==> flow/design.v <==
`timescale 1ns / 1ps
module button_debounce (
    input clk,        
    input rst,        
    input button_in,  
    output reg button_out  
);
    parameter integer DEBOUNCE_TIME = 200; 
    reg [19:0] counter;
    reg button_state;
    always @(posedge clk or posedge rst) begin
        if (rst) begin
            counter <= 0;
            button_state <= 0;
            button_out <= 0;
        end else begin
            if (button_in != button_state) begin
                counter <= counter + 1;
                if (counter >= DEBOUNCE_TIME) begin
                    button_state <= button_in;
                    button_out <= button_in;
                    counter <= 0;
                end
            end else begin
                counter <= 0;
            end
        end
    end
endmodule
`timescale 1ns / 1ps
module operatorremainder(
    input [35:0] n,
    output reg is_multiple
);
	parameter DIVISOR = 20000;
	reg [35:0] temp;
	reg [35:0] quotient;
	reg [35:0] remainder;
	integer i;
	always @(*) begin
        temp = n;
        quotient = 0;
        remainder = 0;
        for (i = 35; i >= 0; i = i - 1) begin
            quotient = (quotient << 1) | (temp[i] ? 1'b1 : 1'b0);
            if (quotient >= DIVISOR) begin
                quotient = quotient - DIVISOR;
                remainder = (remainder << 1) | 1'b1;
            end else begin
                remainder = (remainder << 1);
            end
        end
        is_multiple = (quotient == 0);
    end
endmodule
`timescale 1ns / 1ps
module ClockTest(
	input clk,
	input rst,
	input btn,
	output reg [6:0] seg,  
	output reg [3:0] an,
	output reg buttons_pressed, 
	output reg buttons_released 
);
	wire is_divisible;  
   reg [7:0] counter;  
   reg [35:0] cnt;	 
   wire buttons_out;
	reg buttons_out_prev;
   wire [6:0] segments [15:0];  
	reg [3:0] ones;  
   reg [3:0] tens;  
	reg [3:0] s_ones;  
	reg [3:0] s_tens;  
   reg [6:0] refresh_counter;  
   reg refresh_flag;	 
   reg [7:0] clk_display;  
      assign segments[0] = 7'b1000000;   
      assign segments[1] = 7'b1111001;   
      assign segments[2] = 7'b0100100;   
      assign segments[3] = 7'b0110000;   
      assign segments[4] = 7'b0011001;   
      assign segments[5] = 7'b0010010;   
      assign segments[6] = 7'b0000010;   
      assign segments[7] = 7'b1111000;   
      assign segments[8] = 7'b0000000;   
      assign segments[9] = 7'b0010000;   
      assign segments[10] = 7'b0001000;  
      assign segments[11] = 7'b0000011;  
      assign segments[12] = 7'b1000110;  
      assign segments[13] = 7'b0100001;  
      assign segments[14] = 7'b0000110;  
      assign segments[15] = 7'b0001110;  
   button_debounce debounce (
		.clk(clk),
		.rst(rst),
		.button_in(btn),
		.button_out(buttons_out)
   );
   operatorremainder remainder (
        .n(cnt),
        .is_multiple(is_divisible)
    );
   always @ (posedge clk or posedge rst) begin
      if (rst) begin  
         cnt <= 0;
         counter <= 0;
			ones <= 0;
			tens <= 0;
			s_ones <= 0;
			s_tens <= 0;
			clk_display <= 0;
			buttons_out_prev <= 0;
			buttons_pressed <= 0;
			buttons_released <= 0;
      end else begin
			if(cnt == 1_200_000 -1) begin 
				cnt <= 0;
				ones <= 0;
				tens <= 0;
				s_ones <= 0;
				s_tens <= 0;
				clk_display <= 0;
			end else begin
			if (is_divisible) begin 
				if(clk_display == 60) begin
					s_ones <= 0;
					s_tens <= 0;
				end else begin
					clk_display <= clk_display+1;
					if(s_ones == 9) begin
						s_ones <= 0;
						s_tens <= s_tens + 1;
					end else begin
						s_ones <= s_ones + 1;
					end
				end
			end
			buttons_out_prev <= buttons_out;
			buttons_pressed <= (buttons_out & ~buttons_out_prev);	  
			buttons_released <= (~buttons_out & buttons_out_prev);  
			if (buttons_pressed) begin
				if (ones == 9) begin
					ones <= 0;
					if (tens == 9) begin
						tens <= 0;
					end else begin
						tens <= tens + 1;
					end
				end else begin
				ones <= ones + 1;
				end
			end
			cnt <= cnt + 1;
         end   
      end
   end
	always @(posedge clk or posedge rst) begin
		if (rst) begin
			refresh_counter <= 0;
			refresh_flag <= 0;
		end else begin
		refresh_counter <= refresh_counter + 1;
		if (refresh_counter == 250) begin   
			refresh_counter <= 0;
			refresh_flag <= ~refresh_flag;
		end
		end
	end
	always @(posedge clk or posedge rst) begin
		if (rst) begin
			seg <= 7'b1111111;
			an <= 4'b1111;
		end else
		case (refresh_counter[6:5])
			2'b00: begin
				seg <= segments[ones];
				an <= 4'b1110; 
			end
			2'b01: begin
				seg <= segments[tens];
				an <= 4'b1101; 
			end
				2'b10: begin
				seg <= segments[s_ones];
				an <= 4'b1011; 
			end
				2'b11: begin
				seg <= segments[s_tens];
				an <= 4'b0111; 
			end
		endcase
end
endmodule
# Reports on ClockTest
# Module ClockTest before and after one edit of its RTL, step after step.
# Lines under "orig" count in the file above, lines under "edited" in the edited file.
# "delta": "edited" minus "orig" as printed here. "change_rel_pct": 100 x difference / "orig".
# Library cell names are shortened.
# The mark - stands for no value.
dict set report setup {
  top {ClockTest}
  clk_port {clk}
  library {sky130hd}
  lib_corner {tt_025C_1v80}
}

# Edit of the RTL
# Unified diff, file above to edited file.
# The edited RTL no longer does the same as the RTL above: the edit was made by script, with no optimisation intended.
# begin of diff
@@ -157,9 +157,6 @@
       end
    end
-	always @(posedge clk or posedge rst) begin
-		if (rst) begin
-			refresh_counter <= 0;
-			refresh_flag <= 0;
-		end else begin
+	always @(posedge clk) begin
+		begin
 		refresh_counter <= refresh_counter + 1;
 		if (refresh_counter == 250) begin   
# end of diff

# Elaborated design
# Yosys after proc, flatten, opt, wreduce and memory -nomap, before mapping. Memory bits, and registers merged into a memory's read port (data or address), are not among the register bits. Print and check cells are not counted. Equal cells are merged and count once.
# element orig edited delta change_rel_pct
set bits {}
lappend bits {register_bits 102 102 0 0.00}
lappend bits {latch_bits 0 0 0 -}
lappend bits {ram_bits 0 0 0 -}
lappend bits {mem_bits_ro 0 0 0 -}
lappend bits {clocked_rd_ports_x_width 0 0 0 -}
lappend bits {mem_count 0 0 0 -}
lappend bits {in_bits 3 3 0 0.00}
lappend bits {output_inout_bits 13 13 0 0.00}
lappend bits {word_cells 314 314 0 0.00}
# element orig edited delta change_rel_pct
set op_classes {}
lappend op_classes {add_sub_neg 44 44 0 0.00}
lappend op_classes {mul 0 0 0 -}
lappend op_classes {div 0 0 0 -}
lappend op_classes {cmp 37 37 0 0.00}
lappend op_classes {equal 67 67 0 0.00}
lappend op_classes {shifts 0 0 0 -}
lappend op_classes {n_mux 99 99 0 0.00}
lappend op_classes {bitwise 39 39 0 0.00}
lappend op_classes {n_reduce_logical 14 14 0 0.00}
# cell orig edited delta change_rel_pct
set op_table {}
lappend op_table {{2-to-1 mux 1 bit} 36 36 0 0.00}
lappend op_table {{greater-or-equal comparator 36 x 15 -> 1 bit with constant B} 35 35 0 0.00}
lappend op_table {{2-to-1 mux 35 bit} 35 35 0 0.00}
lappend op_table {{bitwise OR 36 x 1 -> 36 bit} 35 35 0 0.00}
lappend op_table {{subtractor 35 x 15 -> 35 bit with constant B} 34 34 0 0.00}
lappend op_table {{== test 4 bit with constant B} 32 32 0 0.00}
lappend op_table {{== test 4 x 3 -> 1 bit with constant B} 16 16 0 0.00}
lappend op_table {{2-to-1 mux 4 bit} 15 15 0 0.00}
lappend op_table {{== test 4 x 2 -> 1 bit with constant B} 8 8 0 0.00}
lappend op_table {{adder 4 x 1 -> 4 bit with constant B} 4 4 0 0.00}
lappend op_table {{== test 4 x 1 -> 1 bit with constant B} 4 4 0 0.00}
lappend op_table {{logical NOT 4 bit} 4 4 0 0.00}
lappend op_table {{parallel mux 7 bit (select 16 bit)} 4 4 0 0.00}
lappend op_table {{AND reduction 2 bit} 4 4 0 0.00}
lappend op_table {{2-to-1 mux 8 bit} 3 3 0 0.00}
lappend op_table {{nonzero test 2 bit} 3 3 0 0.00}
lappend op_table {{bitwise AND 1 bit} 2 2 0 0.00}
lappend op_table {{== test 2 bit with constant B} 2 2 0 0.00}
lappend op_table {{2-to-1 mux 20 bit} 2 2 0 0.00}
lappend op_table {{2-to-1 mux 36 bit} 2 2 0 0.00}
lappend op_table {{NOT 1 bit} 2 2 0 0.00}
lappend op_table {{adder 20 x 1 -> 20 bit with constant B} 1 1 0 0.00}
lappend op_table {{adder 36 x 1 -> 36 bit with constant B} 1 1 0 0.00}
lappend op_table {{adder 7 x 1 -> 7 bit with constant B} 1 1 0 0.00}
lappend op_table {{adder 8 x 1 -> 8 bit with constant B} 1 1 0 0.00}
lappend op_table {{== test 2 x 1 -> 1 bit with constant B} 1 1 0 0.00}
lappend op_table {{== test 36 x 21 -> 1 bit with constant B} 1 1 0 0.00}
lappend op_table {{== test 8 x 6 -> 1 bit with constant B} 1 1 0 0.00}
# Not every row of either side is listed.

# Logic depth
# Yosys ltp: most cells in a row. Word level: on the elaborated netlist, between registers, memories and ports. Mapped: between sequential cells and ports; inverters and the memories' decode and read muxes count.
# element orig edited delta change_rel_pct
set logic_depth {}
lappend logic_depth {ltp_word 111 111 0 0.00}
lappend logic_depth {ABC_AREA 0 0 - -}
lappend logic_depth {depth_mapped 166 161 -5 -3.01}
lappend logic_depth {ltp_nobuf 130 132 2 1.54}

# After synthesis
# Yosys stat after the flow's synthesis: flattened, memories mapped to cells. It holds for the ABC_AREA given above (unset counts as 0); a run with the other value may have another netlist.
# element orig edited delta change_rel_pct
set mapped {}
lappend mapped {cell_count 4269 4274 5 0.12}
lappend mapped {mapped_area_mm2 0.0301126 0.0324136 0.0023010 7.64}
lappend mapped {seq_area_mm2 0.0025662 0.0025312 -0.0000350 -1.36}
lappend mapped {ffs 102 102 0 0.00}
lappend mapped {n_buf 241 221 -20 -8.30}
# cell_type orig edited delta change_rel_pct
set types {}
lappend types {clkbuf_1 120 44 -76 -63.33}
lappend types {buf_6 10 80 70 700.00}
lappend types {buf_2 67 27 -40 -59.70}
lappend types {and3_1 87 48 -39 -44.83}
lappend types {xnor2_1 309 275 -34 -11.00}
lappend types {mux2i_1 93 61 -32 -34.41}
lappend types {nand2_1 389 359 -30 -7.71}
lappend types {a31oi_1 112 82 -30 -26.79}
lappend types {nor4_1 92 64 -28 -30.43}
lappend types {nand2b_1 57 33 -24 -42.11}
lappend types {and3_2 0 23 23 -}
lappend types {o21ai_1 60 40 -20 -33.33}
lappend types {a21oi_2 8 27 19 237.50}
lappend types {nor3_2 5 24 19 380.00}
lappend types {and2_2 0 19 19 -}
lappend types {o21ai_0 149 167 18 12.08}
lappend types {buf_1 19 1 -18 -94.74}
lappend types {nor2_1 348 365 17 4.89}
# Not every row of either side is listed.
# By module: a second synthesis without flattening, with its own total; a netlist apart from the flattened one above.
# element orig edited delta change_rel_pct
set hier_totals {}
lappend hier_totals {cells_unflattened 4185 4170 -15 -0.36}
lappend hier_totals {hier_area_mm2 0.0296522 0.0295521 -0.0001001 -0.34}
# Each row is one instance without its submodules.
# module n_inst cells mod_area_mm2 mod_seq_area_mm2
set modules_orig {}
lappend modules_orig {operatorremainder 1 3611 0.0242345 0}
lappend modules_orig {ClockTest 1 516 0.0046094 0.0020407}
lappend modules_orig {button_debounce 1 58 0.0008083 0.0005255}
# module n_inst cells mod_area_mm2 mod_seq_area_mm2
set modules_edited {}
lappend modules_edited {operatorremainder 1 3611 0.0242345 0}
lappend modules_edited {ClockTest 1 501 0.0045093 0.0020057}
lappend modules_edited {button_debounce 1 58 0.0008083 0.0005255}

# Path before layout
# Source: OpenSTA report_checks on the synthesized netlist (no wires, ideal clock, input and output delay 20% of the period each), path of least setup slack; recovery checks are left aside. Register names are those of the netlist, which keeps one name where synthesis merged equal registers.
# element orig edited delta change_rel_pct
set synth_timing {}
lappend synth_timing {path_type {flip-flop to flip-flop} {flip-flop to flip-flop} - -}
lappend synth_timing {from {register cnt[29]} {register cnt[29]} - -}
lappend synth_timing {to {register s_tens[3]} {register clk_display[3]} - -}
lappend synth_timing {tclk_ps 50000 50000 0 0.00}
lappend synth_timing {setup_time_ps 78 77 -1 -}
lappend synth_timing {t_first_pin_ps 0 0 0 -}
lappend synth_timing {arrival_ps 35456 33671 -1785 -5.03}
lappend synth_timing {t_required_ps 49922 49923 1 0.00}
lappend synth_timing {setup_slack_ps 14466 16252 1786 -}
lappend synth_timing {delay_ps 35534 33748 -1786 -5.03}
lappend synth_timing {stages 157 148 -9 -5.73}
lappend synth_timing {n_path_buf 31 28 -3 -9.68}
lappend synth_timing {synth_period_reached_ps 35534 33748 -1786 -5.03}
# "delay_ps" = arrival - input delay + setup time.
# "stages": output pins that drive a net of the path, with the launching flip-flop's if there is one; two outputs of one cell count as two.
# "synth_period_reached_ps" is the clock period less the worst setup slack; recovery checks do not enter. This is arithmetic on one report: input and output delays are still those of the set period (20% each).
# The rows between start and end are the longest chain of elaborated cells between them; the timing report does not say that the signal goes this way. Where chains are equally long, one stands for them.
# Each line given opens the expression or statement behind the cell; cells for indexed reads and writes are added by Yosys, which also makes memories of some case tables.
# A register here has more assigning lines than the two given.
dict set report synth_between_orig {
  cell_sequence {dfrtp_1 > buf_4 > or4_1 > buf_6 > a21boi_4 > inv_1 > ha_1 > o21ai_0 > and3_1 > o211ai_2 > a21oi_1 > buf_2 > xnor2_1 > inv_1 > ha_1 > nand2_1 > nor3_1 > a31o_2 > [121 not listed] > o32a_1 > or4_1 > or4b_1 > and3_1 > buf_6 > buf_6 > a211oi_1 > xor2_1 > or3b_2 > nor4_4 > a21oi_1 > a2111oi_1 > xnor2_1 > or4_1 > or3_1 > buf_2 > or4_1 > a21oi_1}
  elab_chain_cells 94
  cells_between 128
  cone_lines 6
  cone_classes {30 x add/sub; 30 x compare; 1 x eq/ne; 33 x mux; 30 x logic; 4 x reduce/logical}
}
# element line
set synth_lines_orig {}
lappend synth_lines_orig {{start: declaration} 68} ;# reg [35:0] cnt;
lappend synth_lines_orig {{start: assignment} 107} ;# cnt <= 0;
lappend synth_lines_orig {{start: assignment} 155} ;# cnt <= cnt + 1;
lappend synth_lines_orig {{2-to-1 mux 1 bit} 45} ;# quotient = (quotient << 1) | (temp[i] ? 1'b1 : 1'b0);
lappend synth_lines_orig {{bitwise OR 36 x 1 -> 36 bit} 45}
lappend synth_lines_orig {{subtractor 35 x 15 -> 35 bit} 47} ;# quotient = quotient - DIVISOR;
lappend synth_lines_orig {{2-to-1 mux 35 bit} 46} ;# if (quotient >= DIVISOR) begin
lappend synth_lines_orig {{bitwise OR 36 x 1 -> 36 bit} 45}
lappend synth_lines_orig {{greater-or-equal comparator 36 x 15 -> 1 bit} 46}
lappend synth_lines_orig {{2-to-1 mux 35 bit} 46}
lappend synth_lines_orig {{[80 not listed]} -}
lappend synth_lines_orig {{2-to-1 mux 35 bit} 46}
lappend synth_lines_orig {{bitwise OR 36 x 1 -> 36 bit} 45}
lappend synth_lines_orig {{greater-or-equal comparator 36 x 15 -> 1 bit} 46}
lappend synth_lines_orig {{2-to-1 mux 36 bit} 46}
lappend synth_lines_orig {{logical NOT 36 bit} 53} ;# is_multiple = (quotient == 0);
lappend synth_lines_orig {{2-to-1 mux 4 bit} 126} ;# if (is_divisible) begin
lappend synth_lines_orig {{2-to-1 mux 4 bit} 118} ;# if(cnt == 1_200_000 -1) begin
lappend synth_lines_orig {{end: assignment} 123} ;# s_tens <= 0;
lappend synth_lines_orig {{end: assignment} 134} ;# s_tens <= s_tens + 1;
lappend synth_lines_orig {{end: declaration} 75} ;# reg [3:0] s_tens;
dict set report synth_between_edited {
  cell_sequence {dfrtp_1 > buf_6 > nor4_4 > o21ai_1 > ha_1 > nand4b_1 > o211ai_1 > nand2_1 > nor2_1 > a21oi_2 > buf_2 > nor2_2 > xnor2_1 > ha_1 > inv_1 > a221o_1 > o21a_2 > a21oi_2 > [112 not listed] > buf_6 > o32a_2 > or4_1 > buf_2 > o2111a_1 > o2111a_2 > buf_6 > nor4b_2 > xor2_1 > or4_2 > nor4_4 > nand3_2 > a2111o_1 > a2111oi_4 > nand4b_1 > buf_6 > or4_1 > a21oi_1}
  elab_chain_cells 94
  cells_between 128
  cone_lines 6
  cone_classes {30 x add/sub; 30 x compare; 2 x eq/ne; 33 x mux; 30 x logic; 3 x reduce/logical}
}
# element line
set synth_lines_edited {}
lappend synth_lines_edited {{start: declaration} 68} ;# reg [35:0] cnt;
lappend synth_lines_edited {{start: assignment} 107} ;# cnt <= 0;
lappend synth_lines_edited {{start: assignment} 155} ;# cnt <= cnt + 1;
lappend synth_lines_edited {{2-to-1 mux 1 bit} 45} ;# quotient = (quotient << 1) | (temp[i] ? 1'b1 : 1'b0);
lappend synth_lines_edited {{bitwise OR 36 x 1 -> 36 bit} 45}
lappend synth_lines_edited {{subtractor 35 x 15 -> 35 bit} 47} ;# quotient = quotient - DIVISOR;
lappend synth_lines_edited {{2-to-1 mux 35 bit} 46} ;# if (quotient >= DIVISOR) begin
lappend synth_lines_edited {{bitwise OR 36 x 1 -> 36 bit} 45}
lappend synth_lines_edited {{greater-or-equal comparator 36 x 15 -> 1 bit} 46}
lappend synth_lines_edited {{2-to-1 mux 35 bit} 46}
lappend synth_lines_edited {{[80 not listed]} -}
lappend synth_lines_edited {{2-to-1 mux 35 bit} 46}
lappend synth_lines_edited {{bitwise OR 36 x 1 -> 36 bit} 45}
lappend synth_lines_edited {{greater-or-equal comparator 36 x 15 -> 1 bit} 46}
lappend synth_lines_edited {{2-to-1 mux 36 bit} 46}
lappend synth_lines_edited {{logical NOT 36 bit} 53} ;# is_multiple = (quotient == 0);
lappend synth_lines_edited {{2-to-1 mux 8 bit} 126} ;# if (is_divisible) begin
lappend synth_lines_edited {{2-to-1 mux 8 bit} 118} ;# if(cnt == 1_200_000 -1) begin
lappend synth_lines_edited {{end: assignment} 113} ;# clk_display <= 0;
lappend synth_lines_edited {{end: assignment} 131} ;# clk_display <= clk_display+1;
lappend synth_lines_edited {{end: declaration} 78} ;# reg [7:0] clk_display;

# Worst path after layout
# From the final timing report of the runs of set A: the path of least setup slack in the routed layout; clock arrival at registers is part of the times.
# The report prints the path's times to 10 ps; the period is as set.
# element orig edited delta change_rel_pct
set layout_timing {}
lappend layout_timing {path_type {flip-flop to flip-flop} {flip-flop to flip-flop} - -}
lappend layout_timing {from {register cnt[28]} {register cnt[28]} - -}
lappend layout_timing {to {register s_tens[3]} {register s_tens[1]} - -}
lappend layout_timing {tclk_ps 50000 50000 0 0.00}
lappend layout_timing {setup_time_ps 70 100 30 -}
lappend layout_timing {t_first_pin_ps 370 360 -10 -2.70}
lappend layout_timing {arrival_ps 45120 43570 -1550 -3.44}
lappend layout_timing {t_required_ps 50290 50260 -30 -0.06}
lappend layout_timing {setup_slack_ps 5170 6690 1520 -}
lappend layout_timing {stages 118 121 3 2.54}
lappend layout_timing {n_path_buf 3 1 -2 -66.67}
# The rows between start and end are the longest chain of elaborated cells between them; the timing report does not say that the signal goes this way. Where chains are equally long, one stands for them.
# A register here has more assigning lines than the two given.
dict set report layout_between_orig {
  cell_sequence {dfrtp_1 > or4_1 > a21boi_4 > inv_1 > ha_1 > o21ai_1 > and4_4 > a21o_1 > mux2i_1 > o311ai_4 > a21oi_4 > xnor2_1 > ha_1 > nand2_1 > o211ai_1 > and3_1 > o31ai_1 > a21oi_1 > [82 not listed] > o2111a_1 > and3_1 > a21oi_1 > o32a_1 > or4_1 > or4b_1 > and3_1 > a2111oi_0 > xor2_1 > nand4bb_1 > or4_1 > a21oi_1 > a2111oi_1 > xnor2_1 > or4_1 > or3_1 > or4_1 > a21oi_1}
  elab_chain_cells 91
  cells_between 124
  cone_lines 6
  cone_classes {29 x add/sub; 29 x compare; 1 x eq/ne; 32 x mux; 29 x logic; 4 x reduce/logical}
}
# element line
set layout_lines_orig {}
lappend layout_lines_orig {{start: declaration} 68} ;# reg [35:0] cnt;
lappend layout_lines_orig {{start: assignment} 107} ;# cnt <= 0;
lappend layout_lines_orig {{start: assignment} 155} ;# cnt <= cnt + 1;
lappend layout_lines_orig {{2-to-1 mux 1 bit} 45} ;# quotient = (quotient << 1) | (temp[i] ? 1'b1 : 1'b0);
lappend layout_lines_orig {{bitwise OR 36 x 1 -> 36 bit} 45}
lappend layout_lines_orig {{subtractor 35 x 15 -> 35 bit} 47} ;# quotient = quotient - DIVISOR;
lappend layout_lines_orig {{2-to-1 mux 35 bit} 46} ;# if (quotient >= DIVISOR) begin
lappend layout_lines_orig {{bitwise OR 36 x 1 -> 36 bit} 45}
lappend layout_lines_orig {{greater-or-equal comparator 36 x 15 -> 1 bit} 46}
lappend layout_lines_orig {{2-to-1 mux 35 bit} 46}
lappend layout_lines_orig {{[77 not listed]} -}
lappend layout_lines_orig {{2-to-1 mux 35 bit} 46}
lappend layout_lines_orig {{bitwise OR 36 x 1 -> 36 bit} 45}
lappend layout_lines_orig {{greater-or-equal comparator 36 x 15 -> 1 bit} 46}
lappend layout_lines_orig {{2-to-1 mux 36 bit} 46}
lappend layout_lines_orig {{logical NOT 36 bit} 53} ;# is_multiple = (quotient == 0);
lappend layout_lines_orig {{2-to-1 mux 4 bit} 126} ;# if (is_divisible) begin
lappend layout_lines_orig {{2-to-1 mux 4 bit} 118} ;# if(cnt == 1_200_000 -1) begin
lappend layout_lines_orig {{end: assignment} 123} ;# s_tens <= 0;
lappend layout_lines_orig {{end: assignment} 134} ;# s_tens <= s_tens + 1;
lappend layout_lines_orig {{end: declaration} 75} ;# reg [3:0] s_tens;
dict set report layout_between_edited {
  cell_sequence {dfrtp_1 > nor4_4 > o21ai_1 > ha_1 > nand4b_1 > o211ai_1 > nand3_1 > o31ai_2 > nor2_2 > xnor2_1 > ha_1 > inv_1 > a221o_1 > o21a_2 > nand2_2 > a311oi_1 > o32ai_1 > nor3_2 > [85 not listed] > a21oi_2 > a311oi_4 > buf_4 > and3_1 > a31oi_1 > o31ai_1 > o2111a_1 > o2111ai_2 > a21oi_1 > o2111ai_1 > or4_2 > nor4_4 > and2_2 > o221ai_1 > a2111oi_0 > nand4b_1 > or4b_1 > o32ai_1}
  elab_chain_cells 91
  cells_between 124
  cone_lines 6
  cone_classes {29 x add/sub; 29 x compare; 1 x eq/ne; 32 x mux; 29 x logic; 4 x reduce/logical}
}
# element line
set layout_lines_edited {}
lappend layout_lines_edited {{start: declaration} 68} ;# reg [35:0] cnt;
lappend layout_lines_edited {{start: assignment} 107} ;# cnt <= 0;
lappend layout_lines_edited {{start: assignment} 155} ;# cnt <= cnt + 1;
lappend layout_lines_edited {{2-to-1 mux 1 bit} 45} ;# quotient = (quotient << 1) | (temp[i] ? 1'b1 : 1'b0);
lappend layout_lines_edited {{bitwise OR 36 x 1 -> 36 bit} 45}
lappend layout_lines_edited {{subtractor 35 x 15 -> 35 bit} 47} ;# quotient = quotient - DIVISOR;
lappend layout_lines_edited {{2-to-1 mux 35 bit} 46} ;# if (quotient >= DIVISOR) begin
lappend layout_lines_edited {{bitwise OR 36 x 1 -> 36 bit} 45}
lappend layout_lines_edited {{greater-or-equal comparator 36 x 15 -> 1 bit} 46}
lappend layout_lines_edited {{2-to-1 mux 35 bit} 46}
lappend layout_lines_edited {{[77 not listed]} -}
lappend layout_lines_edited {{2-to-1 mux 35 bit} 46}
lappend layout_lines_edited {{bitwise OR 36 x 1 -> 36 bit} 45}
lappend layout_lines_edited {{greater-or-equal comparator 36 x 15 -> 1 bit} 46}
lappend layout_lines_edited {{2-to-1 mux 36 bit} 46}
lappend layout_lines_edited {{logical NOT 36 bit} 53} ;# is_multiple = (quotient == 0);
lappend layout_lines_edited {{2-to-1 mux 4 bit} 126} ;# if (is_divisible) begin
lappend layout_lines_edited {{2-to-1 mux 4 bit} 118} ;# if(cnt == 1_200_000 -1) begin
lappend layout_lines_edited {{end: assignment} 123} ;# s_tens <= 0;
lappend layout_lines_edited {{end: assignment} 134} ;# s_tens <= s_tens + 1;
lappend layout_lines_edited {{end: declaration} 75} ;# reg [3:0] s_tens;

# Layout results
# Runs of the flow (Yosys, OpenROAD) on both versions; the two runs of a pair have the same settings. The constraints put input and output delay at 20% of the set period each and load the outputs with 0.01 pF.
dict set report flow_settings_set_A {
  CORE_UTILIZATION 40
  period_ns 50
  CAP_MARGIN 20
  CORE_MARGIN 2
  SLEW_MARGIN 20
}
# element orig edited delta change_rel_pct
set measured_set_A {}
lappend measured_set_A {synth_chip_area_mm2 0.0301126 0.0324136 0.0023010 7.64}
lappend measured_set_A {die_area_mm2 0.0774926 0.0833275 0.0058349 7.53}
lappend measured_set_A {cell_area_final_mm2 0.0310135 0.0325337 0.0015202 4.90}
lappend measured_set_A {layout_utilization_frac 0.417 0.405 -0.012 -}
lappend measured_set_A {setup_worst_slack_ps 5169 6689 1520 -}
lappend measured_set_A {final_setup_tns_ps 0 0 0 -}
lappend measured_set_A {fin_hold_ws_ps 477 414 -63 -}
lappend measured_set_A {design_power_w 0.00021 0.0002129 0.0000029 1.38}
lappend measured_set_A {period_reached_ps 44831 43311 -1520 -3.39}
dict set report flow_settings_set_B {
  CORE_ASPECT_RATIO 1.87
  CORE_MARGIN 5
  CORE_UTILIZATION 48
  CTS_CLUSTER_DIAMETER 103
  CTS_CLUSTER_SIZE 26
  GPL_ROUTABILITY_DRIVEN 0
  HOLD_SLACK_MARGIN -0.03
  MAX_ROUTING_LAYER {met4}
  MIN_ROUTING_LAYER {met1}
  PLACE_DENSITY_LB_ADDON 0.12
  SETUP_SLACK_MARGIN 1.53
  TNS_END_PERCENT 5
  period_ns 25.4
  CAP_MARGIN 20
  SLEW_MARGIN 20
}
# element orig edited delta change_rel_pct
set measured_set_B {}
lappend measured_set_B {synth_chip_area_mm2 0.0301126 0.0324136 0.0023010 7.64}
lappend measured_set_B {die_area_mm2 0.0680908 0.073082 0.0049912 7.33}
lappend measured_set_B {cell_area_final_mm2 0.0480886 0.0499579 0.0018693 3.89}
lappend measured_set_B {layout_utilization_frac 0.773 0.745 -0.028 -}
lappend measured_set_B {setup_worst_slack_ps -6104 -4233 1871 -}
lappend measured_set_B {final_setup_tns_ps -95181 -65961 29220 -}
lappend measured_set_B {fin_hold_ws_ps 474 416 -58 -}
lappend measured_set_B {design_power_w 0.000407 0.0004146 0.0000076 1.87}
lappend measured_set_B {period_reached_ps 31504 29633 -1871 -5.94}
# "period_reached_ps" = clock period - worst setup slack. The figure is calculated, with input and output delays left at 20% of the set period.
# "design_power_w" rests on the timing tool's default activity at the inputs, not on a simulated workload.
